==> flow/design.v <==
`timescale 1ns / 1ns
module mux2_1(in_0,in_1,switch,out);
	input[14:0] in_0,in_1;					
	input 					switch;
	output[14:0] out;					
 	reg [14:0] out;					
	always@(in_0 or in_1 or switch) 
		begin
			case(switch)
				1'b0: out = in_1;
				1'b1: out = in_0;
				default: out= 0;
			endcase
		end
endmodule
`timescale 1ns / 1ns
module mux4_1(in_0,in_1,in_2,in_3,mux_sel,out);
 	input[14:0]		in_0, in_1, in_2, in_3;	
	input[1:0]			mux_sel;
	output[14:0] out;			
	reg[14:0] out;			
	always@(in_0 or in_1 or in_2 or in_3 or mux_sel)
		begin
			case(mux_sel)
			 2'b00 : out = in_0;
			 2'b01 : out = in_1;
			 2'b10 : out = in_2;
			 2'b11 : out = in_3;
			 default: out = 0;
			endcase
		end
endmodule 
`timescale 1ns / 1ns
module f_mux8_4(in0_0, in1_0, in2_0, in3_0, in0_1, in1_1, in2_1, in3_1, switch, out_0, out_1, out_2, out_3);
	input[14:0]		in0_0, in1_0, in2_0, in3_0, in0_1, in1_1, in2_1, in3_1;
	input      		switch;
	output[14:0] out_0, out_1, out_2, out_3;		
	mux2_1 M0(.in_0(in0_0), .in_1(in0_1), .switch(switch), .out(out_0));
	mux2_1 M1(.in_0(in1_0), .in_1(in1_1), .switch(switch), .out(out_1));
	mux2_1 M2(.in_0(in2_0), .in_1(in2_1), .switch(switch), .out(out_2));
	mux2_1 M3(.in_0(in3_0), .in_1(in3_1), .switch(switch), .out(out_3));
endmodule
`timescale 1ns / 1ns
module top_mux(in0_0_0, in0_1_0, in0_2_0, in0_3_0, 					
					  in0_0_1, in0_1_1, in0_2_1, in0_3_1,
 					 in1_0_0, in1_1_0, in1_2_0, in1_3_0, 
					 in1_0_1, in1_1_1, in1_2_1, in1_3_1,
 					 in2_0_0, in2_1_0, in2_2_0, in2_3_0, 
					 in2_0_1, in2_1_1, in2_2_1, in2_3_1,
 					 in3_0_0, in3_1_0, in3_2_0, in3_3_0, 
					 in3_0_1, in3_1_1, in3_2_1, in3_3_1,
					 switch,mux_sel,
					 out0_0, out0_1, out0_2, out0_3,
					 out1_0, out1_1, out1_2, out1_3,
					 out2_0, out2_1, out2_2, out2_3,
					 out3_0, out3_1, out3_2, out3_3);
	input[1:0] mux_sel;
	input switch;
	input[14:0] in0_0_0, in0_1_0, in0_2_0, in0_3_0, 						
					  in0_0_1, in0_1_1, in0_2_1, in0_3_1,		
 					 in1_0_0, in1_1_0, in1_2_0, in1_3_0, 		
					 in1_0_1, in1_1_1, in1_2_1, in1_3_1,		
 					 in2_0_0, in2_1_0, in2_2_0, in2_3_0, 		
					 in2_0_1, in2_1_1, in2_2_1, in2_3_1,		
 					 in3_0_0, in3_1_0, in3_2_0, in3_3_0, 		
					 in3_0_1, in3_1_1, in3_2_1, in3_3_1;		
	output[14:0] 	out0_0, out0_1, out0_2, out0_3,					
					 		out1_0, out1_1, out1_2, out1_3,
					 		out2_0, out2_1, out2_2, out2_3,
							out3_0, out3_1, out3_2, out3_3;
	  wire[14:0] m0_0, m0_1, m0_2, m0_3, 						
 						 m1_0, m1_1, m1_2, m1_3, 	
 						 m2_0, m2_1, m2_2, m2_3,	
 						 m3_0, m3_1, m3_2, m3_3; 	
	f_mux8_4 F0(.in0_0(in0_0_0), .in1_0(in0_1_0), .in2_0(in0_2_0), .in3_0(in0_3_0), .in0_1(in0_0_1), .in1_1(in0_1_1), .in2_1(in0_2_1), .in3_1(in0_3_1), .switch(switch), .out_0(m0_0), .out_1(m0_1), .out_2(m0_2), .out_3(m0_3));
	f_mux8_4 F1(.in0_0(in1_0_0), .in1_0(in1_1_0), .in2_0(in1_2_0), .in3_0(in1_3_0), .in0_1(in1_0_1), .in1_1(in1_1_1), .in2_1(in1_2_1), .in3_1(in1_3_1), .switch(switch), .out_0(m1_0), .out_1(m1_1), .out_2(m1_2), .out_3(m1_3));
	f_mux8_4 F2(.in0_0(in2_0_0), .in1_0(in2_1_0), .in2_0(in2_2_0), .in3_0(in2_3_0), .in0_1(in2_0_1), .in1_1(in2_1_1), .in2_1(in2_2_1), .in3_1(in2_3_1), .switch(switch), .out_0(m2_0), .out_1(m2_1), .out_2(m2_2), .out_3(m2_3));
	f_mux8_4 F3(.in0_0(in3_0_0), .in1_0(in3_1_0), .in2_0(in3_2_0), .in3_0(in3_3_0), .in0_1(in3_0_1), .in1_1(in3_1_1), .in2_1(in3_2_1), .in3_1(in3_3_1), .switch(switch), .out_0(m3_0), .out_1(m3_1), .out_2(m3_2), .out_3(m3_3));
	mux4_1 M0_0(.in_0(m0_0), .in_1(m1_0), .in_2(m2_0), .in_3(m3_0), .mux_sel(mux_sel), .out(out0_0));
	mux4_1 M0_1(.in_0(m0_1), .in_1(m1_1), .in_2(m2_1), .in_3(m3_1), .mux_sel(mux_sel), .out(out0_1));
	mux4_1 M0_2(.in_0(m0_2), .in_1(m1_2), .in_2(m2_2), .in_3(m3_2), .mux_sel(mux_sel), .out(out0_2));
	mux4_1 M0_3(.in_0(m0_3), .in_1(m1_3), .in_2(m2_3), .in_3(m3_3), .mux_sel(mux_sel), .out(out0_3));
	mux4_1 M1_0(.in_0(m1_0), .in_1(m2_0), .in_2(m3_0), .in_3(m0_0), .mux_sel(mux_sel), .out(out1_0));
	mux4_1 M1_1(.in_0(m1_1), .in_1(m2_1), .in_2(m3_1), .in_3(m0_1), .mux_sel(mux_sel), .out(out1_1));
	mux4_1 M1_2(.in_0(m1_2), .in_1(m2_2), .in_2(m3_2), .in_3(m0_2), .mux_sel(mux_sel), .out(out1_2));
	mux4_1 M1_3(.in_0(m1_3), .in_1(m2_3), .in_2(m3_3), .in_3(m0_3), .mux_sel(mux_sel), .out(out1_3));
	mux4_1 M2_0(.in_0(m2_0), .in_1(m3_0), .in_2(m0_0), .in_3(m1_0), .mux_sel(mux_sel), .out(out2_0));
	mux4_1 M2_1(.in_0(m2_1), .in_1(m3_1), .in_2(m0_1), .in_3(m1_1), .mux_sel(mux_sel), .out(out2_1));
	mux4_1 M2_2(.in_0(m2_2), .in_1(m3_2), .in_2(m0_2), .in_3(m1_2), .mux_sel(mux_sel), .out(out2_2));
	mux4_1 M2_3(.in_0(m2_3), .in_1(m3_3), .in_2(m0_3), .in_3(m1_3), .mux_sel(mux_sel), .out(out2_3));
	mux4_1 M3_0(.in_0(m3_0), .in_1(m0_0), .in_2(m1_0), .in_3(m2_0), .mux_sel(mux_sel), .out(out3_0));
	mux4_1 M3_1(.in_0(m3_1), .in_1(m0_1), .in_2(m1_1), .in_3(m2_1), .mux_sel(mux_sel), .out(out3_1));
	mux4_1 M3_2(.in_0(m3_2), .in_1(m0_2), .in_2(m1_2), .in_3(m2_2), .mux_sel(mux_sel), .out(out3_2));
	mux4_1 M3_3(.in_0(m3_3), .in_1(m0_3), .in_2(m1_3), .in_3(m2_3), .mux_sel(mux_sel), .out(out3_3));
endmodule
`timescale 1ns / 1ns
module demux1_4( in, mux_sel, out_0, out_1, out_2, out_3);
	input[14:0] in;
	input [1:0] mux_sel;
	output[14:0]  out_0, out_1, out_2, out_3;
	assign out_0 = in;
	assign out_1 = in;
	assign out_2 = in;
	assign out_3 = in;
endmodule
`timescale 1ns / 1ns
module demux1_8( in, switch , mux_sel, out0_0 , out0_1, out1_0 , out1_1, out2_0 , out2_1, out3_0, out3_1);
	input[14:0] in;
	input switch;
	input [1:0] mux_sel;
	output[14:0] out0_0 , out0_1, out1_0 , out1_1, out2_0 , out2_1, out3_0, out3_1;
	wire [14:0] wire_0, wire_1;
	demux1_4 d0( .in(wire_0), .mux_sel(mux_sel), .out_0(out0_0), .out_1(out1_0), .out_2(out2_0), .out_3(out3_0));
	demux1_4 d1( .in(wire_1), .mux_sel(mux_sel), .out_0(out0_1), .out_1(out1_1), .out_2(out2_1), .out_3(out3_1));
	assign wire_0 = in;
	assign wire_1 = in;
endmodule
`timescale 1ns / 1ns
module weight_table0(clk, rst, in_0, in_1 , in_2, in_3, weight_sum);
	input clk,rst;
	input [7:0] in_0,in_1,in_2,in_3;   
	output [14:0] weight_sum;
	reg[14:0] mult_0,mult_1,mult_2,mult_3;
	reg[14:0] temp_0,temp_1,temp_2,temp_3;
	reg[14:0] weight_sum;
	always@(in_1 or in_2 or in_3 or in_0) 
   begin
	  mult_0 = 15'b0;
	  mult_1 = {in_1,7'b0};
	  mult_2 = 15'b0;
	  mult_3 = 15'b0;
   end
	always@(posedge clk) 
	 begin
	  temp_0 <= mult_0;
	  temp_1 <= mult_1;
	  temp_2 <= mult_2;
	  temp_3 <= mult_3;
	 end
  always@(temp_0 or temp_1	or temp_2	or temp_3	)
	 begin
		weight_sum = temp_0 + temp_1	+ temp_2	+temp_3;
	 end	
endmodule
`timescale 1ns / 1ns
module weight_table1(clk, rst, in_0, in_1 , in_2, in_3, weight_sum);
	input clk,rst;
	input [7:0] in_0,in_1,in_2,in_3;   
	output [14:0] weight_sum;
	reg[14:0] mult_0,mult_1,mult_2,mult_3;
	reg[14:0] temp_0,temp_1,temp_2,temp_3;
	reg[14:0] weight_sum;
	always@(in_1 or in_2 or in_3 or in_0) 
   begin
	  mult_0 = {4'b0,in_0,3'b0} + {7'b0,in_0};
	  mult_1 = {1'b0,in_1,6'b0} + {2'b0,in_1,5'b0} + {4'b0,in_1,3'b0} + {5'b0,in_1,2'b0} + {6'b0,in_1,1'b0} + {7'b0,in_1};
	  mult_2 = {3'b0,in_2,4'b0} + {4'b0,in_2,3'b0} + {5'b0,in_2,2'b0} + {7'b0,in_2};
	  mult_3 = {6'b0,in_3,1'b0} + {7'b0,in_3};
   end
	always@(posedge clk) 
	 begin
	  temp_0 <= mult_0;
	  temp_1 <= mult_1;
	  temp_2 <= mult_2;
	  temp_3 <= mult_3;
	 end
  always@(temp_0 or temp_1	or temp_2	or temp_3	)
	 begin
		weight_sum =  temp_1 - temp_0	+ temp_2	- temp_3;
	 end	
endmodule
`timescale 1ns / 1ns
module weight_table2(clk, rst, in_0, in_1 , in_2, in_3, weight_sum);
	input clk,rst;
	input [7:0] in_0,in_1,in_2,in_3;   
	output [14:0] weight_sum;
	reg[14:0] mult_0,mult_1,mult_2,mult_3;
	reg[14:0] temp_0,temp_1,temp_2,temp_3;
	reg[14:0] weight_sum;
	always@(in_1 or in_2 or in_3 or in_0) 
   begin
	  mult_0 = {4'b0,in_0,3'b0};
	  mult_1 = {1'b0,in_1,6'b0} + {4'b0,in_1,3'b0};
	  mult_2 = {1'b0,in_2,6'b0} + {4'b0,in_2,3'b0};
	  mult_3 = {4'b0,in_3,3'b0};
   end
	always@(posedge clk) 
	 begin
	  temp_0 <= mult_0;
	  temp_1 <= mult_1;
	  temp_2 <= mult_2;
	  temp_3 <= mult_3;
	 end
  always@(temp_0 or temp_1	or temp_2	or temp_3	)
	 begin
		weight_sum = temp_1 - temp_0	+ temp_2	- temp_3;
	 end	
endmodule
`timescale 1ns / 1ns
module weight_table3(clk, rst, in_0, in_1 , in_2, in_3, weight_sum);
	input clk,rst;
	input [7:0] in_0,in_1,in_2,in_3;   
	output [14:0] weight_sum;
	reg[14:0] mult_0,mult_1,mult_2,mult_3;
	reg[14:0] temp_0,temp_1,temp_2,temp_3;
	reg[14:0] weight_sum;
	always@(in_1 or in_2 or in_3 or in_0) 
   begin
	  mult_0 = {6'b0,in_0,1'b0} + {7'b0,in_0};
	  mult_1 = {3'b0,in_1,4'b0} + {4'b0,in_1,3'b0} + {5'b0,in_1,2'b0} + {7'b0,in_1};
	  mult_2 = {1'b0,in_2,6'b0} + {2'b0,in_2,5'b0} + {4'b0,in_2,3'b0} + {5'b0,in_2,2'b0} + {6'b0,in_2,1'b0} + {7'b0,in_2};
	  mult_3 = {4'b0,in_3,3'b0} + {7'b0,in_3};
   end
	always@(posedge clk) 
	 begin
	  temp_0 <= mult_0;
	  temp_1 <= mult_1;
	  temp_2 <= mult_2;
	  temp_3 <= mult_3;
	 end
  always@(temp_0 or temp_1	or temp_2	or temp_3	)
	 begin
		weight_sum = temp_1 - temp_0	+ temp_2	- temp_3;
	 end	
endmodule
`timescale 1ns / 1ns
module y_weight_table0(clk, rst, in_0, in_1 , in_2, in_3, weight_sum);
	input clk,rst;
	input [14:0] in_0,in_1,in_2,in_3;   
	output [7:0] weight_sum;
   reg[14:0] weight_sum_temp;
	reg[21:0] mult_0,mult_1,mult_2,mult_3;
	reg[21:0] temp_0,temp_1,temp_2,temp_3;
	always@(in_1 or in_2 or in_3 or in_0) 
   begin
	  mult_0 = 22'b0;
	  mult_1 = {in_1,7'b0};
	  mult_2 = 22'b0;
	  mult_3 = 22'b0;
   end
	always@(posedge clk) 
	 begin
	  temp_0 <= mult_0;
	  temp_1 <= mult_1;
	  temp_2 <= mult_2;
	  temp_3 <= mult_3;
	 end
  always@(temp_0 or temp_1	or temp_2	or temp_3	)
	 begin
		weight_sum_temp = temp_0[21:7] + temp_1[21:7]	+ temp_2[21:7]	+temp_3[21:7];
	 end	
	assign weight_sum = weight_sum_temp[14:7];
endmodule
`timescale 1ns / 1ns
module y_weight_table1(clk, rst, in_0, in_1 , in_2, in_3, weight_sum);
	input clk,rst;
	input [14:0] in_0,in_1,in_2,in_3;   
	output [7:0] weight_sum;
	reg[21:0] mult_0,mult_1,mult_2,mult_3;
	reg[21:0] temp_0,temp_1,temp_2,temp_3;
	reg[14:0] weight_sum_temp;
	always@(in_1 or in_2 or in_3 or in_0) 
   begin
	  mult_0 = {4'b0,in_0,3'b0} + {7'b0,in_0};
	  mult_1 = {1'b0,in_1,6'b0} + {2'b0,in_1,5'b0} + {4'b0,in_1,3'b0} + {5'b0,in_1,2'b0} + {6'b0,in_1,1'b0} + {7'b0,in_1};
	  mult_2 = {3'b0,in_2,4'b0} + {4'b0,in_2,3'b0} + {5'b0,in_2,2'b0} + {7'b0,in_2};
	  mult_3 = {6'b0,in_3,1'b0} + {7'b0,in_3};
   end
	always@(posedge clk) 
	 begin
	  temp_0 <= mult_0;
	  temp_1 <= mult_1;
	  temp_2 <= mult_2;
	  temp_3 <= mult_3;
	 end
  always@(temp_0 or temp_1	or temp_2	or temp_3	)
	 begin
		weight_sum_temp = temp_1[21:7] - temp_0[21:7]	+ temp_2[21:7]	- temp_3[21:7];
	 end	
  assign weight_sum = weight_sum_temp[14:7];
endmodule
`timescale 1ns / 1ns
module y_weight_table2(clk, rst, in_0, in_1 , in_2, in_3, weight_sum);
	input clk,rst;
	input [14:0] in_0,in_1,in_2,in_3;   
	output [7:0] weight_sum;
	reg[21:0] mult_0,mult_1,mult_2,mult_3;
	reg[21:0] temp_0,temp_1,temp_2,temp_3;
	reg[14:0] weight_sum_temp;
	always@(in_1 or in_2 or in_3 or in_0) 
   begin
	  mult_0 = {4'b0,in_0,3'b0};
	  mult_1 = {1'b0,in_1,6'b0} + {4'b0,in_1,3'b0};
	  mult_2 = {1'b0,in_2,6'b0} + {4'b0,in_2,3'b0};
	  mult_3 = {4'b0,in_3,3'b0};
   end
	always@(posedge clk) 
	 begin
	  temp_0 <= mult_0;
	  temp_1 <= mult_1;
	  temp_2 <= mult_2;
	  temp_3 <= mult_3;
	 end
  always@(temp_0 or temp_1	or temp_2	or temp_3	)
	 begin
		weight_sum_temp = temp_1[21:7] - temp_0[21:7]	+ temp_2[21:7]	- temp_3[21:7];
	 end	
  assign weight_sum = weight_sum_temp[14:7];
endmodule
`timescale 1ns / 1ns
module y_weight_table3(clk, rst, in_0, in_1 , in_2, in_3, weight_sum);
	input clk,rst;
	input [14:0] in_0,in_1,in_2,in_3;   
	output [7:0] weight_sum;
	reg[21:0] mult_0,mult_1,mult_2,mult_3;
	reg[21:0] temp_0,temp_1,temp_2,temp_3;
	reg[14:0] weight_sum_temp;
	always@(in_1 or in_2 or in_3 or in_0) 
   begin
	  mult_0 = {6'b0,in_0,1'b0} + {7'b0,in_0};
	  mult_1 = {3'b0,in_1,4'b0} + {5'b0,in_1,2'b0} + {4'b0,in_1,3'b0} + {7'b0,in_1};
	  mult_2 = {1'b0,in_2,6'b0} + {2'b0,in_2,5'b0} + {4'b0,in_2,3'b0} + {5'b0,in_2,2'b0} + {6'b0,in_2,1'b0} + {7'b0,in_2};
	  mult_3 = {4'b0,in_3,3'b0} + {7'b0,in_3};
   end
	always@(posedge clk) 
	 begin
	  temp_0 <= mult_0;
	  temp_1 <= mult_1;
	  temp_2 <= mult_2;
	  temp_3 <= mult_3;
	 end
  always@(temp_0 or temp_1	or temp_2	or temp_3	)
	 begin
		weight_sum_temp = temp_1[21:7] - temp_0[21:7]	+ temp_2[21:7]	- temp_3[21:7];
	 end	
  assign weight_sum = weight_sum_temp[14:7];
endmodule
`timescale 1ns / 1ns
module input_array(clk, rst, act, in, out_0, out_1, out_2, out_3);
 input clk,rst,act;
 input[7:0] in;
 output [7:0] out_0, out_1, out_2, out_3;
 reg [7:0]input_array_0 [0:3];
 reg [7:0]input_array_1 [0:3];
 reg [7:0]input_array_2 [0:3];
 reg [7:0]input_array_3 [0:3];
 reg [1:0] count;
 reg [7:0] out_0, out_1, out_2, out_3;
 reg enable;
 always@(posedge clk or negedge rst) 
 begin
  if(!rst)
   count <= 2'b00;
 else
   begin
    case(act)
     1'b0:
 			count <= count;
     1'b1: begin
   				  if(count==2'b11)
     					 count<= 2'b00;
    				  else
             count <= count+1; 
          end 
	  endcase
   end
 end
 always@(posedge clk)
  begin
   if(act==0) begin
  					 input_array_3[0] <= input_array_3[0];
 					 input_array_3[3] <= input_array_3[3];
  					 input_array_3[2] <= input_array_3[2];
 					 input_array_3[1] <= input_array_3[1];
  					 input_array_2[0] <= input_array_2[0];
 					 input_array_2[3] <= input_array_2[3];
  					 input_array_2[2] <= input_array_2[2];
 					 input_array_2[1] <= input_array_2[1];
  					 input_array_1[0] <= input_array_1[0];
 					 input_array_1[3] <= input_array_1[3];
  					 input_array_1[2] <= input_array_1[2];
 					 input_array_1[1] <= input_array_1[1];
  					 input_array_0[0] <= input_array_0[0];
 					 input_array_0[3] <= input_array_0[3];
  					 input_array_0[2] <= input_array_0[2];
 					 input_array_0[1] <= input_array_0[1];
          end
  else begin
     case(count)		 
  		  3'b00 : begin 
  					 input_array_0[0] <= in;
 					 input_array_3[3] <= input_array_3[2];
  					 input_array_3[2] <= input_array_3[1];
 					 input_array_3[1] <= input_array_3[0];
           end
   		  3'b01 : begin
	           input_array_1[0] <= in;
 					 input_array_0[3] <= input_array_0[2];
  					 input_array_0[2] <= input_array_0[1];
 					 input_array_0[1] <= input_array_0[0];
           end
    		 3'b10 : begin
             input_array_2[0] <= in;
 					 input_array_1[3] <= input_array_1[2];
  					 input_array_1[2] <= input_array_1[1];
 					 input_array_1[1] <= input_array_1[0];
           end
    	  3'b11 : begin
             input_array_3[0] <= in;
 					 input_array_2[3] <= input_array_2[2];
  					 input_array_2[2] <= input_array_2[1];
 					 input_array_2[1] <= input_array_2[0];
           end
     endcase
    end
   end 
 always @ (count or input_array_0[0] or input_array_0[1] or input_array_0[2] or input_array_0[3]or input_array_1[0] or input_array_1[1] or input_array_1[2] or input_array_1[3]or input_array_2[0] or input_array_2[1] or input_array_2[2] or input_array_2[3]or input_array_3[0] or input_array_3[1] or input_array_3[2] or input_array_3[3])
  begin
   case(count)
    2'b01 : begin
					  out_0 = input_array_0[0];
					  out_1 = input_array_0[1];
					  out_2 = input_array_0[2];
					  out_3 = input_array_0[3];
           end
    2'b10 : begin
					  out_0 = input_array_1[0];
					  out_1 = input_array_1[1];
					  out_2 = input_array_1[2];
					  out_3 = input_array_1[3];
           end
    2'b11 : begin
					  out_0 = input_array_2[0];
					  out_1 = input_array_2[1];
					  out_2 = input_array_2[2];
					  out_3 = input_array_2[3];
           end
    2'b00 : begin
					  out_0 = input_array_3[0];
					  out_1 = input_array_3[1];
					  out_2 = input_array_3[2];
					  out_3 = input_array_3[3];
           end
   endcase
end 
endmodule
`timescale 1ns / 1ns
module bicubic(clk, rst, act, in, out_0, out_1, out_2, out_3);
	input clk,rst,act;
	input [7:0] in;
  wire oooooooooooooooo;
	wire [7:0] in_0,in_1,in_2,in_3;   
	output [7:0] out_0, out_1, out_2, out_3;
	wire [1:0] ooooooooooo;
	wire[14:0] x_weight_sum_0;
	wire[14:0] x_weight_sum_1;
	wire[14:0] x_weight_sum_2;
	wire[14:0] x_weight_sum_3;
	wire[7:0] y_weight_sum_0;	
	wire[7:0] y_weight_sum_1;
	wire[7:0] y_weight_sum_2;
	wire[7:0] y_weight_sum_3;
	 input_array A(.clk(clk), .rst(rst), .act(act), .in(in),
					.out_0(in_3), .out_1(in_2), .out_2(in_1), .out_3(in_0));
	reg[14:0] array0_0 [3:0];
	reg[14:0] array0_1 [3:0];
	reg[14:0] array1_0 [3:0];
	reg[14:0] array1_1 [3:0];
	reg[14:0] array2_0 [3:0];
	reg[14:0] array2_1 [3:0];
	reg[14:0] array3_0 [3:0];
	reg[14:0] array3_1 [3:0];
	reg[1:0] mux_sel;
	reg switch;
	wire[14:0] dm0_0_0, dm0_1_0, dm0_2_0, dm0_3_0, 				
					  dm0_0_1, dm0_1_1, dm0_2_1, dm0_3_1,
 					 dm1_0_0, dm1_1_0, dm1_2_0, dm1_3_0, 
					 dm1_0_1, dm1_1_1, dm1_2_1, dm1_3_1,
 					 dm2_0_0, dm2_1_0, dm2_2_0, dm2_3_0, 
					 dm2_0_1, dm2_1_1, dm2_2_1, dm2_3_1,
 					 dm3_0_0, dm3_1_0, dm3_2_0, dm3_3_0, 
					 dm3_0_1, dm3_1_1, dm3_2_1, dm3_3_1;
  wire[14:0]  array0_0_0, array0_1_0, array0_2_0, array0_3_0, 					
					  array0_0_1, array0_1_1, array0_2_1, array0_3_1,
 					 array1_0_0, array1_1_0, array1_2_0, array1_3_0, 
					 array1_0_1, array1_1_1, array1_2_1, array1_3_1,
 					 array2_0_0, array2_1_0, array2_2_0, array2_3_0, 
					 array2_0_1, array2_1_1, array2_2_1, array2_3_1,
 					 array3_0_0, array3_1_0, array3_2_0, array3_3_0, 
					 array3_0_1, array3_1_1, array3_2_1, array3_3_1;
	wire[14:0]  y_in0_0,y_in0_1,y_in0_2,y_in0_3,				
					  y_in1_0,y_in1_1,y_in1_2,y_in1_3,
					  y_in2_0,y_in2_1,y_in2_2,y_in2_3,
					  y_in3_0,y_in3_1,y_in3_2,y_in3_3;
	assign array0_0_0= array0_0[0];		
	assign array0_1_0= array0_0[1];		
	assign array0_2_0= array0_0[2];		
	assign array0_3_0= array0_0[3];		
	assign array1_0_0= array1_0[0];		
	assign array1_1_0= array1_0[1];		
	assign array1_2_0= array1_0[2];		
	assign array1_3_0= array1_0[3];		
	assign array2_0_0= array2_0[0];		
	assign array2_1_0= array2_0[1];		
	assign array2_2_0= array2_0[2];		
	assign array2_3_0= array2_0[3];		
	assign array3_0_0= array3_0[0];		
	assign array3_1_0= array3_0[1];		
	assign array3_2_0= array3_0[2];		
	assign array3_3_0= array3_0[3];		
	assign array0_0_1= array0_1[0];		
	assign array0_1_1= array0_1[1];		
	assign array0_2_1= array0_1[2];		
	assign array0_3_1= array0_1[3];		
	assign array1_0_1= array1_1[0];		
	assign array1_1_1= array1_1[1];		
	assign array1_2_1= array1_1[2];		
	assign array1_3_1= array1_1[3];		
	assign array2_0_1= array2_1[0];		
	assign array2_1_1= array2_1[1];		
	assign array2_2_1= array2_1[2];		
	assign array2_3_1= array2_1[3];		
	assign array3_0_1= array3_1[0];		
	assign array3_1_1= array3_1[1];		
	assign array3_2_1= array3_1[2];		
	assign array3_3_1= array3_1[3];		
	assign out_0 = y_weight_sum_0;
	assign out_1 = y_weight_sum_1;
	assign out_2 = y_weight_sum_2;
	assign out_3 = y_weight_sum_3;
	weight_table0 x0(.clk(clk), .rst(rst), .in_0(in_0), .in_1(in_1), .in_2(in_2), .in_3(in_3), .weight_sum(x_weight_sum_0));
	weight_table1 x1(.clk(clk), .rst(rst), .in_0(in_0), .in_1(in_1), .in_2(in_2), .in_3(in_3), .weight_sum(x_weight_sum_1));
	weight_table2 x2(.clk(clk), .rst(rst), .in_0(in_0), .in_1(in_1), .in_2(in_2), .in_3(in_3), .weight_sum(x_weight_sum_2));
	weight_table3 x3(.clk(clk), .rst(rst), .in_0(in_0), .in_1(in_1), .in_2(in_2), .in_3(in_3), .weight_sum(x_weight_sum_3));
	demux1_8 dm0( .in(x_weight_sum_0), .switch(switch) , .mux_sel(mux_sel), .out0_0(dm0_0_0) , .out0_1(dm0_0_1), .out1_0(dm0_1_0) , .out1_1(dm0_1_1), .out2_0(dm0_2_0) , .out2_1(dm0_2_1), .out3_0(dm0_3_0), .out3_1(dm0_3_1));
	demux1_8 dm1( .in(x_weight_sum_1), .switch(switch) , .mux_sel(mux_sel), .out0_0(dm1_0_0) , .out0_1(dm1_0_1), .out1_0(dm1_1_0) , .out1_1(dm1_1_1), .out2_0(dm1_2_0) , .out2_1(dm1_2_1), .out3_0(dm1_3_0), .out3_1(dm1_3_1));
	demux1_8 dm2( .in(x_weight_sum_2), .switch(switch) , .mux_sel(mux_sel), .out0_0(dm2_0_0) , .out0_1(dm2_0_1), .out1_0(dm2_1_0) , .out1_1(dm2_1_1), .out2_0(dm2_2_0) , .out2_1(dm2_2_1), .out3_0(dm2_3_0), .out3_1(dm2_3_1));
	demux1_8 dm3( .in(x_weight_sum_3), .switch(switch) , .mux_sel(mux_sel), .out0_0(dm3_0_0) , .out0_1(dm3_0_1), .out1_0(dm3_1_0) , .out1_1(dm3_1_1), .out2_0(dm3_2_0) , .out2_1(dm3_2_1), .out3_0(dm3_3_0), .out3_1(dm3_3_1));
	top_mux top(.in0_0_0(array0_0_0), .in0_1_0(array0_1_0), .in0_2_0(array0_2_0), .in0_3_0(array0_3_0), 					
					  .in0_0_1(array0_0_1), .in0_1_1(array0_1_1), .in0_2_1(array0_2_1), .in0_3_1(array0_3_1),
						.in1_0_0(array1_0_0), .in1_1_0(array1_1_0), .in1_2_0(array1_2_0), .in1_3_0(array1_3_0), 							
						.in1_0_1(array1_0_1), .in1_1_1(array1_1_1), .in1_2_1(array1_2_1), .in1_3_1(array1_3_1),							
						.in2_0_0(array2_0_0), .in2_1_0(array2_1_0), .in2_2_0(array2_2_0), .in2_3_0(array2_3_0), 							
						.in2_0_1(array2_0_1), .in2_1_1(array2_1_1), .in2_2_1(array2_2_1), .in2_3_1(array2_3_1),									
 						.in3_0_0(array3_0_0), .in3_1_0(array3_1_0), .in3_2_0(array3_2_0), .in3_3_0(array3_3_0), 							
						.in3_0_1(array3_0_1), .in3_1_1(array3_1_1), .in3_2_1(array3_2_1), .in3_3_1(array3_3_1),	
						.switch(switch), .mux_sel(mux_sel),					
					 .out0_0(y_in0_0), .out0_1(y_in0_1), .out0_2(y_in0_2), .out0_3(y_in0_3),
					 .out1_0(y_in1_0), .out1_1(y_in1_1), .out1_2(y_in1_2), .out1_3(y_in1_3),
					 .out2_0(y_in2_0), .out2_1(y_in2_1), .out2_2(y_in2_2), .out2_3(y_in2_3),
					 .out3_0(y_in3_0), .out3_1(y_in3_1), .out3_2(y_in3_2), .out3_3(y_in3_3));
	y_weight_table0 y0(.clk(clk), .rst(rst), .in_0(y_in0_0), .in_1(y_in0_1), .in_2(y_in0_2), .in_3(y_in0_3), .weight_sum(y_weight_sum_0));
	y_weight_table1 y1(.clk(clk), .rst(rst), .in_0(y_in1_0), .in_1(y_in1_1), .in_2(y_in1_2), .in_3(y_in1_3), .weight_sum(y_weight_sum_1));
	y_weight_table2 y2(.clk(clk), .rst(rst), .in_0(y_in2_0), .in_1(y_in2_1), .in_2(y_in2_2), .in_3(y_in2_3), .weight_sum(y_weight_sum_2));
	y_weight_table3 y3(.clk(clk), .rst(rst), .in_0(y_in3_0), .in_1(y_in3_1), .in_2(y_in3_2), .in_3(y_in3_3), .weight_sum(y_weight_sum_3));
	always@(posedge clk or negedge rst)
	 begin
		if(!rst)
			mux_sel <=2'b10;
		else begin
		 case(act)
       1'b0: mux_sel <= mux_sel;
       1'b1: begin 
		 				if(mux_sel == 2'b11)
				 			mux_sel <= 2'b00;
						else
				 			mux_sel <= mux_sel +1;
					  end
 		  endcase
      end
	  end
	always@(posedge clk or negedge rst) 
	 begin
		if(!rst)
			switch <= 1;
		else
		 if(mux_sel == 2'b11)
			switch <= !switch;
		 else 
			switch <=switch;
	 end
	always@(posedge clk )
	  begin
			case({switch,mux_sel})
					3'b000: begin  
									array0_0[0] <= dm0_0_0;
									array1_0[0] <= dm1_0_0;
									array2_0[0] <= dm2_0_0;
									array3_0[0] <= dm3_0_0;
								 end
					3'b001: begin  
									array0_0[1] <= dm0_1_0;
									array1_0[1] <= dm1_1_0;
									array2_0[1] <= dm2_1_0;
									array3_0[1] <= dm3_1_0;
								 end
					3'b010: begin  
									array0_0[2] <= dm0_2_0;
									array1_0[2] <= dm1_2_0;
									array2_0[2] <= dm2_2_0;
									array3_0[2] <= dm3_2_0;
								 end
					3'b011: begin  
									array0_0[3] <= dm0_3_0;
									array1_0[3] <= dm1_3_0;
									array2_0[3] <= dm2_3_0;
									array3_0[3] <= dm3_3_0;
								 end
					3'b100: begin  
									array0_1[0] <= dm0_0_1;
									array1_1[0] <= dm1_0_1;
									array2_1[0] <= dm2_0_1;
									array3_1[0] <= dm3_0_1;
								 end
					3'b101: begin  
									array0_1[1] <= dm0_1_1;
									array1_1[1] <= dm1_1_1;
									array2_1[1] <= dm2_1_1;
									array3_1[1] <= dm3_1_1;
								 end
					3'b110: begin  
									array0_1[2] <= dm0_2_1;
									array1_1[2] <= dm1_2_1;
									array2_1[2] <= dm2_2_1;
									array3_1[2] <= dm3_2_1;
								 end
					3'b111: begin  
									array0_1[3] <= dm0_3_1;
									array1_1[3] <= dm1_3_1;
									array2_1[3] <= dm2_3_1;
									array3_1[3] <= dm3_3_1;
								 end
	 			endcase
	  end
endmodule
Reports on bicubic. What the tools print for bicubic, step after step. Lines are those of the file above, counted from 1. Library cell names are shortened. The mark n/a stands for no value.

Top: bicubic. Clock input: clk. Cell library: sky130hd. Timing corner: tt_025C_1v80.

Word level. Counts by Yosys on the flattened word-level netlist (proc, flatten, opt, wreduce). Print and check cells are left out. Cells with the same type and inputs are merged into one.

For word-level cells the number is 200. The entry for register bits after elaboration reads 996.

For bitwise gates (word level) the number is 1. The figure for reduce/logical cells is 8. Muxes and demuxes: 37. For add/sub/neg operators the number is 64. Under equality and inequality tests stands 13.

Operators with widths (count): case mux 15 bit (select 4 bit) (13); case mux 15 bit (select 2 bit) (16); case mux 8 bit (select 4 bit) (4); subtractor 15 bit (8); adder 15 bit (6); adder 22 x 15 -> 22 bit (4); adder 22 x 17 -> 22 bit (3); adder 22 x 18 -> 22 bit (3); adder 15 x 10 -> 15 bit (4); subtractor 15 x 11 -> 15 bit (4); adder 15 x 8 -> 15 bit (4); adder 21 x 18 -> 22 bit (2); adder 21 x 20 -> 22 bit (2); adder 22 x 16 -> 22 bit (2); adder 18 x 15 -> 19 bit (2); adder 16 x 15 -> 17 bit (2); adder 14 x 11 -> 15 bit (2); adder 14 x 13 -> 15 bit (2); adder 15 x 11 -> 15 bit (2); adder 15 x 9 -> 15 bit (2); adder 12 x 11 -> 13 bit (2); adder 11 x 8 -> 12 bit (2); adder 19 x 17 -> 20 bit (1); adder 19 x 18 -> 20 bit (1); adder 9 x 8 -> 10 bit (2); equality test 3 bit with constant B (4); equality test 2 bit with constant B (4); AND reduction 2 bit (4).

Not listed: further kinds 9, cells in them 16.

Logic depth. Yosys ltp: most cells in a row. Word level: on the elaborated netlist, between registers, memories and ports. Mapped: between sequential cells and ports; inverters and the memories' decode and read muxes count.

For word-level depth the number is 8. ABC_AREA: 0. The entry for depth in mapped cells reads 30. The entry for depth with buffers taken out reads 24.

After synthesis. Yosys stat after the flow's synthesis: flattened, memories mapped to cells. It holds for the ABC_AREA given above (unset counts as 0); a run with the other value may have another netlist. The area totals of this step are shown rounded.

Cell types: edfxtp_1 (count 528, total area 1.59E+04 um2); fa_1 (count 302, total area 6.05E+03 um2); dfxtp_1 (count 295, total area 5.91E+03 um2); ha_1 (count 439, total area 5.49E+03 um2); inv_1 (count 618, total area 2.32E+03 um2); xnor2_1 (count 191, total area 1.67E+03 um2); mux2i_1 (count 140, total area 1.4E+03 um2); nor2_1 (count 348, total area 1.31E+03 um2); mux2_2 (count 99, total area 1.11E+03 um2); a21oi_1 (count 195, total area 975.936 um2); xor2_1 (count 85, total area 744.464 um2); nand2_1 (count 157, total area 589.315 um2); o21ai_0 (count 112, total area 560.538 um2); a21o_1 (count 67, total area 502.982 um2); nor3_1 (count 96, total area 480.461 um2); o21a_1 (count 54, total area 405.389 um2); o22ai_1 (count 56, total area 350.336 um2); a222oi_1 (count 31, total area 310.298 um2).

Not listed: further types 64, cells in them 613.

Flip-flops: 828. Synthesis area: 0.0504 mm2. For cells in the netlist the number is 4426.

The figures by module come from a second, unflattened synthesis with its own total; it is not the netlist above.

Cells (unflattened synthesis): 4710. Area total of the unflattened synthesis: 0.0618 mm2.

Each row is one instance without its submodules.

By module: bicubic (area 0.0146 mm2, cells 502, instances 1); y_weight_table1 (area 0.0065 mm2, cells 664, instances 1); mux4_1 (area 0.000393 mm2, cells 18, instances 16); y_weight_table3 (area 0.00623 mm2, cells 621, instances 1); input_array (area 0.0049 mm2, cells 257, instances 1); weight_table3 (area 0.00483 mm2, cells 498, instances 1); weight_table1 (area 0.00481 mm2, cells 488, instances 1); mux2_1 (area 0.000238 mm2, cells 17, instances 16); demux1_4 (area 0.00045 mm2, cells 60, instances 8); y_weight_table2 (area 0.00339 mm2, cells 360, instances 1); weight_table2 (area 0.00245 mm2, cells 256, instances 1); weight_table0 (area 0.000216 mm2, cells 16, instances 1); y_weight_table0 (area 0.00016 mm2, cells 8, instances 1); demux1_8 (area 0 mm2, cells 0, instances 4).

Further modules, not shown: 2.

Timing after synthesis. Source: OpenSTA report_checks on the synthesized netlist (no wires, ideal clock, input and output delay 20% of the period each), path of least setup slack; recovery checks are left aside. Register names are those of the netlist, which keeps one name where synthesis merged equal registers.

Path kind: register to register. From: register switch. To: register y3.temp_2[21]. Required time: 9928 ps. For setup time the number is 72 ps. The entry for buffers on the path reads 10. For path delay the number is 7330 ps. The figure for path slack is 2669 ps. The entry for data arrival time reads 7258 ps. For driving pins on the path the number is 29. Clock period: 10000 ps. Under period reached after synthesis stands 7331 ps.

"path delay" = arrival - input delay + setup time. "driving pins on the path" counts driving pins, that of a launching flip-flop among them; a cell with two outputs on the path counts twice. "period reached after synthesis" is the clock period less the worst setup slack; recovery checks do not enter. This is arithmetic on one report: input and output delays are still those of the set period (20% each). The rows between start and end are the longest chain of elaborated cells between them; the timing report does not say that the signal goes this way. Where chains are equally long, one stands for them. A line is the first line of the expression or statement that the cell stems from. Yosys adds cells for indexed reads and writes and turns some case tables into memories. At most two assigning lines are given for a register; there are more.

Cells stage by stage: dfstp_2 buf_6 buf_6 buf_4 buf_2 buf_4 buf_4 buf_2 buf_4 buf_2 buf_2 mux2_2 a22oi_1 inv_1 fa_1 fa_1 inv_1 fa_1 inv_1 ha_1 o21a_1 a2111oi_0 o311ai_0 o21a_1 o31a_1 nor4_1 a21oi_1 a21oi_1 xnor2_1. For cells in the longest elaborated chain the number is 8. Elaborated cells on any way between the ends: 11. Those cells by class: 5 x add/sub; 5 x mux; 1 x logic.

Ends and longest elaborated chain, after synthesis: from (decl) (RTL line 474) `reg switch;`; from (assign) (RTL line 578) `switch <= !switch;`; from (assign) (RTL line 580) `switch <=switch;`; NOT 1 bit (RTL line 9) `case(switch)`; case mux 15 bit (select 2 bit) (RTL line 9); case mux 15 bit (select 4 bit) (RTL line 24) `case(mux_sel)`; adder 21 x 20 -> 22 bit (RTL line 322) `mult_2 = {1'b0,in_2,6'b0} + {2'b0,in_2,5'b0} + {4'b0,in_2,3'b0} + {5'b0,in_2,2'b0} + {6'b0,in_2,1'b0} + {7'b0, ...`; adder 22 x 18 -> 22 bit (RTL line 322); adder 22 x 17 -> 22 bit (RTL line 322); adder 22 x 16 -> 22 bit (RTL line 322); adder 22 x 15 -> 22 bit (RTL line 322); to (assign) (RTL line 329) `temp_2 <= mult_2;`; to (decl) (RTL line 316) `reg[21:0] temp_0,temp_1,temp_2,temp_3;`.

Worst path after layout. From the final timing report of run A: the path of least setup slack in the routed layout; clock arrival at registers is part of the times. The path's times are printed in steps of 10 ps; the period is the one set.

Path kind: register to output. From: register y2.temp_3[7]. To: output port out_2[7]. The entry for buffers on the path reads 1. For driving pins on the path the number is 18. External output delay: 1660 ps. The figure for path slack is 1150 ps. Clock period: 8310 ps. The entry for data arrival time reads 5500 ps. Required time: 6650 ps.

The rows between start and end are the longest chain of elaborated cells between them; the timing report does not say that the signal goes this way. Where chains are equally long, one stands for them.

Cells stage by stage: dfxtp_1 inv_1 fa_1 inv_1 fa_1 inv_1 ha_1 and3b_1 o21a_1 o21a_1 o21ai_0 a21oi_1 nor3_1 nor3_1 a41o_1 o41ai_1 xnor2_1 clkdlybuf4s50_1. For cells in the longest elaborated chain the number is 1. Elaborated cells on any way between the ends: 1. Those cells by class: 1 x add/sub.

Ends and longest elaborated chain, after layout: from (decl) (RTL line 288) `reg[21:0] temp_0,temp_1,temp_2,temp_3;`; from (assign) (RTL line 302) `temp_3 <= mult_3;`; subtractor 15 x 11 -> 15 bit (RTL line 306) `weight_sum_temp = temp_1[21:7] - temp_0[21:7] + temp_2[21:7] - temp_3[21:7];`; to (decl) (RTL line 453) `output [7:0] out_0, out_1, out_2, out_3;`.

Subject: flow runs of bicubic

Hi,

Record of 4 stored runs of the RTL-to-layout flow on bicubic, platform sky130hd. The runs are unordered. Constraints: input delay and output delay 20% of the set period each, output load 0.01 pF. "clock period reached" is the run's clock period less its worst setup slack. It is reckoned from that one timing run; input and output delays stay at 20% of the period that was set. "time used up by the worst setup path" is the time allowed to the run's worst setup path (the clock period less input and output delay, where it has them) less its slack. Clock arrival times count: a late capture clock shortens it, a late launch clock lengthens it. "time used up by the worst setup path" is known to 10 ps. Results are given in rounded form.

Run A has these settings: CELL_PAD_IN_SITES_DETAIL_PLACEMENT 2; CELL_PAD_IN_SITES_GLOBAL_PLACEMENT 1; CORE_UTILIZATION 43; CTS_CLUSTER_DIAMETER 175; CTS_CLUSTER_SIZE 19; period_ns 8.31; CAP_MARGIN 20; CORE_MARGIN 2; SLEW_MARGIN 20. The standard-cell area of the final layout stands at 0.0543 mm2. The worst hold slack is 436 ps. For the utilization after layout the run shows 46.7 %. The clock period reached reads 7164 ps. The total negative slack on setup checks comes to 0 ps. For the setup slack of the critical path the run shows 1150 ps. The time used up by the worst setup path comes to 5500 ps. Critical path type: register to output. The netlist area reported by Yosys is 0.0504 mm2. For the die size the run shows 0.12 mm2.

Run B has these settings: ABC_AREA 1; CELL_PAD_IN_SITES_DETAIL_PLACEMENT 1; CELL_PAD_IN_SITES_GLOBAL_PLACEMENT 2; CORE_ASPECT_RATIO 0.72; CORE_UTILIZATION 55; CTS_CLUSTER_SIZE 80; GPL_TIMING_DRIVEN 0; MAX_ROUTING_LAYER met4; SETUP_SLACK_MARGIN 3.26; TNS_END_PERCENT 15; period_ns 11.9; CAP_MARGIN 20; CORE_MARGIN 2; SLEW_MARGIN 20. The netlist area reported by Yosys is 0.0525 mm2. The clock period reached reads 8440 ps. For the die size the run shows 0.098 mm2. For the utilization after layout the run shows 61.3 %. The standard-cell area of the final layout stands at 0.0581 mm2. The total negative slack on setup checks comes to 0 ps. For the setup slack of the critical path the run shows 3460 ps. The time used up by the worst setup path comes to 8440 ps. Critical path type: register to register. The worst hold slack is 454 ps.

Run C has these settings: ABC_AREA 1; CELL_PAD_IN_SITES_DETAIL_PLACEMENT 2; CELL_PAD_IN_SITES_GLOBAL_PLACEMENT 1; CORE_ASPECT_RATIO 0.96; CORE_MARGIN 3; CORE_UTILIZATION 43; CTS_CLUSTER_DIAMETER 175; CTS_CLUSTER_SIZE 19; GPL_ROUTABILITY_DRIVEN 0; GPL_TIMING_DRIVEN 1; HOLD_SLACK_MARGIN 0.07; MIN_ROUTING_LAYER met2; PLACE_DENSITY 0.45; period_ns 8.31; CAP_MARGIN 20; SLEW_MARGIN 20. The time used up by the worst setup path comes to 7290 ps. Critical path type: register to register. The standard-cell area of the final layout stands at 0.0565 mm2. The netlist area reported by Yosys is 0.0525 mm2. The worst hold slack is 456 ps. The clock period reached reads 7291 ps. For the utilization after layout the run shows 47.0 %. For the die size the run shows 0.126 mm2. The total negative slack on setup checks comes to 0 ps. For the setup slack of the critical path the run shows 1020 ps.

Run D has these settings: ABC_AREA 1; CELL_PAD_IN_SITES_DETAIL_PLACEMENT 0; CELL_PAD_IN_SITES_GLOBAL_PLACEMENT 0; CORE_ASPECT_RATIO 1.05; CORE_MARGIN 10; CORE_UTILIZATION 55; CTS_CLUSTER_DIAMETER 372; CTS_CLUSTER_SIZE 80; GPL_TIMING_DRIVEN 1; HOLD_SLACK_MARGIN 0.03; MAX_ROUTING_LAYER met5; MIN_ROUTING_LAYER met2; PLACE_DENSITY_LB_ADDON 0.23; SETUP_SLACK_MARGIN 3.26; SLEW_MARGIN 40; TNS_END_PERCENT 20; period_ns 11.9; CAP_MARGIN 20. The standard-cell area of the final layout stands at 0.0551 mm2. For the setup slack of the critical path the run shows 4410 ps. For the utilization after layout the run shows 58.0 %. The time used up by the worst setup path comes to 7490 ps. Critical path type: register to register. The netlist area reported by Yosys is 0.0525 mm2. The worst hold slack is 359 ps. The clock period reached reads 7488 ps. The total negative slack on setup checks comes to 0 ps. For the die size the run shows 0.108 mm2.

Regards
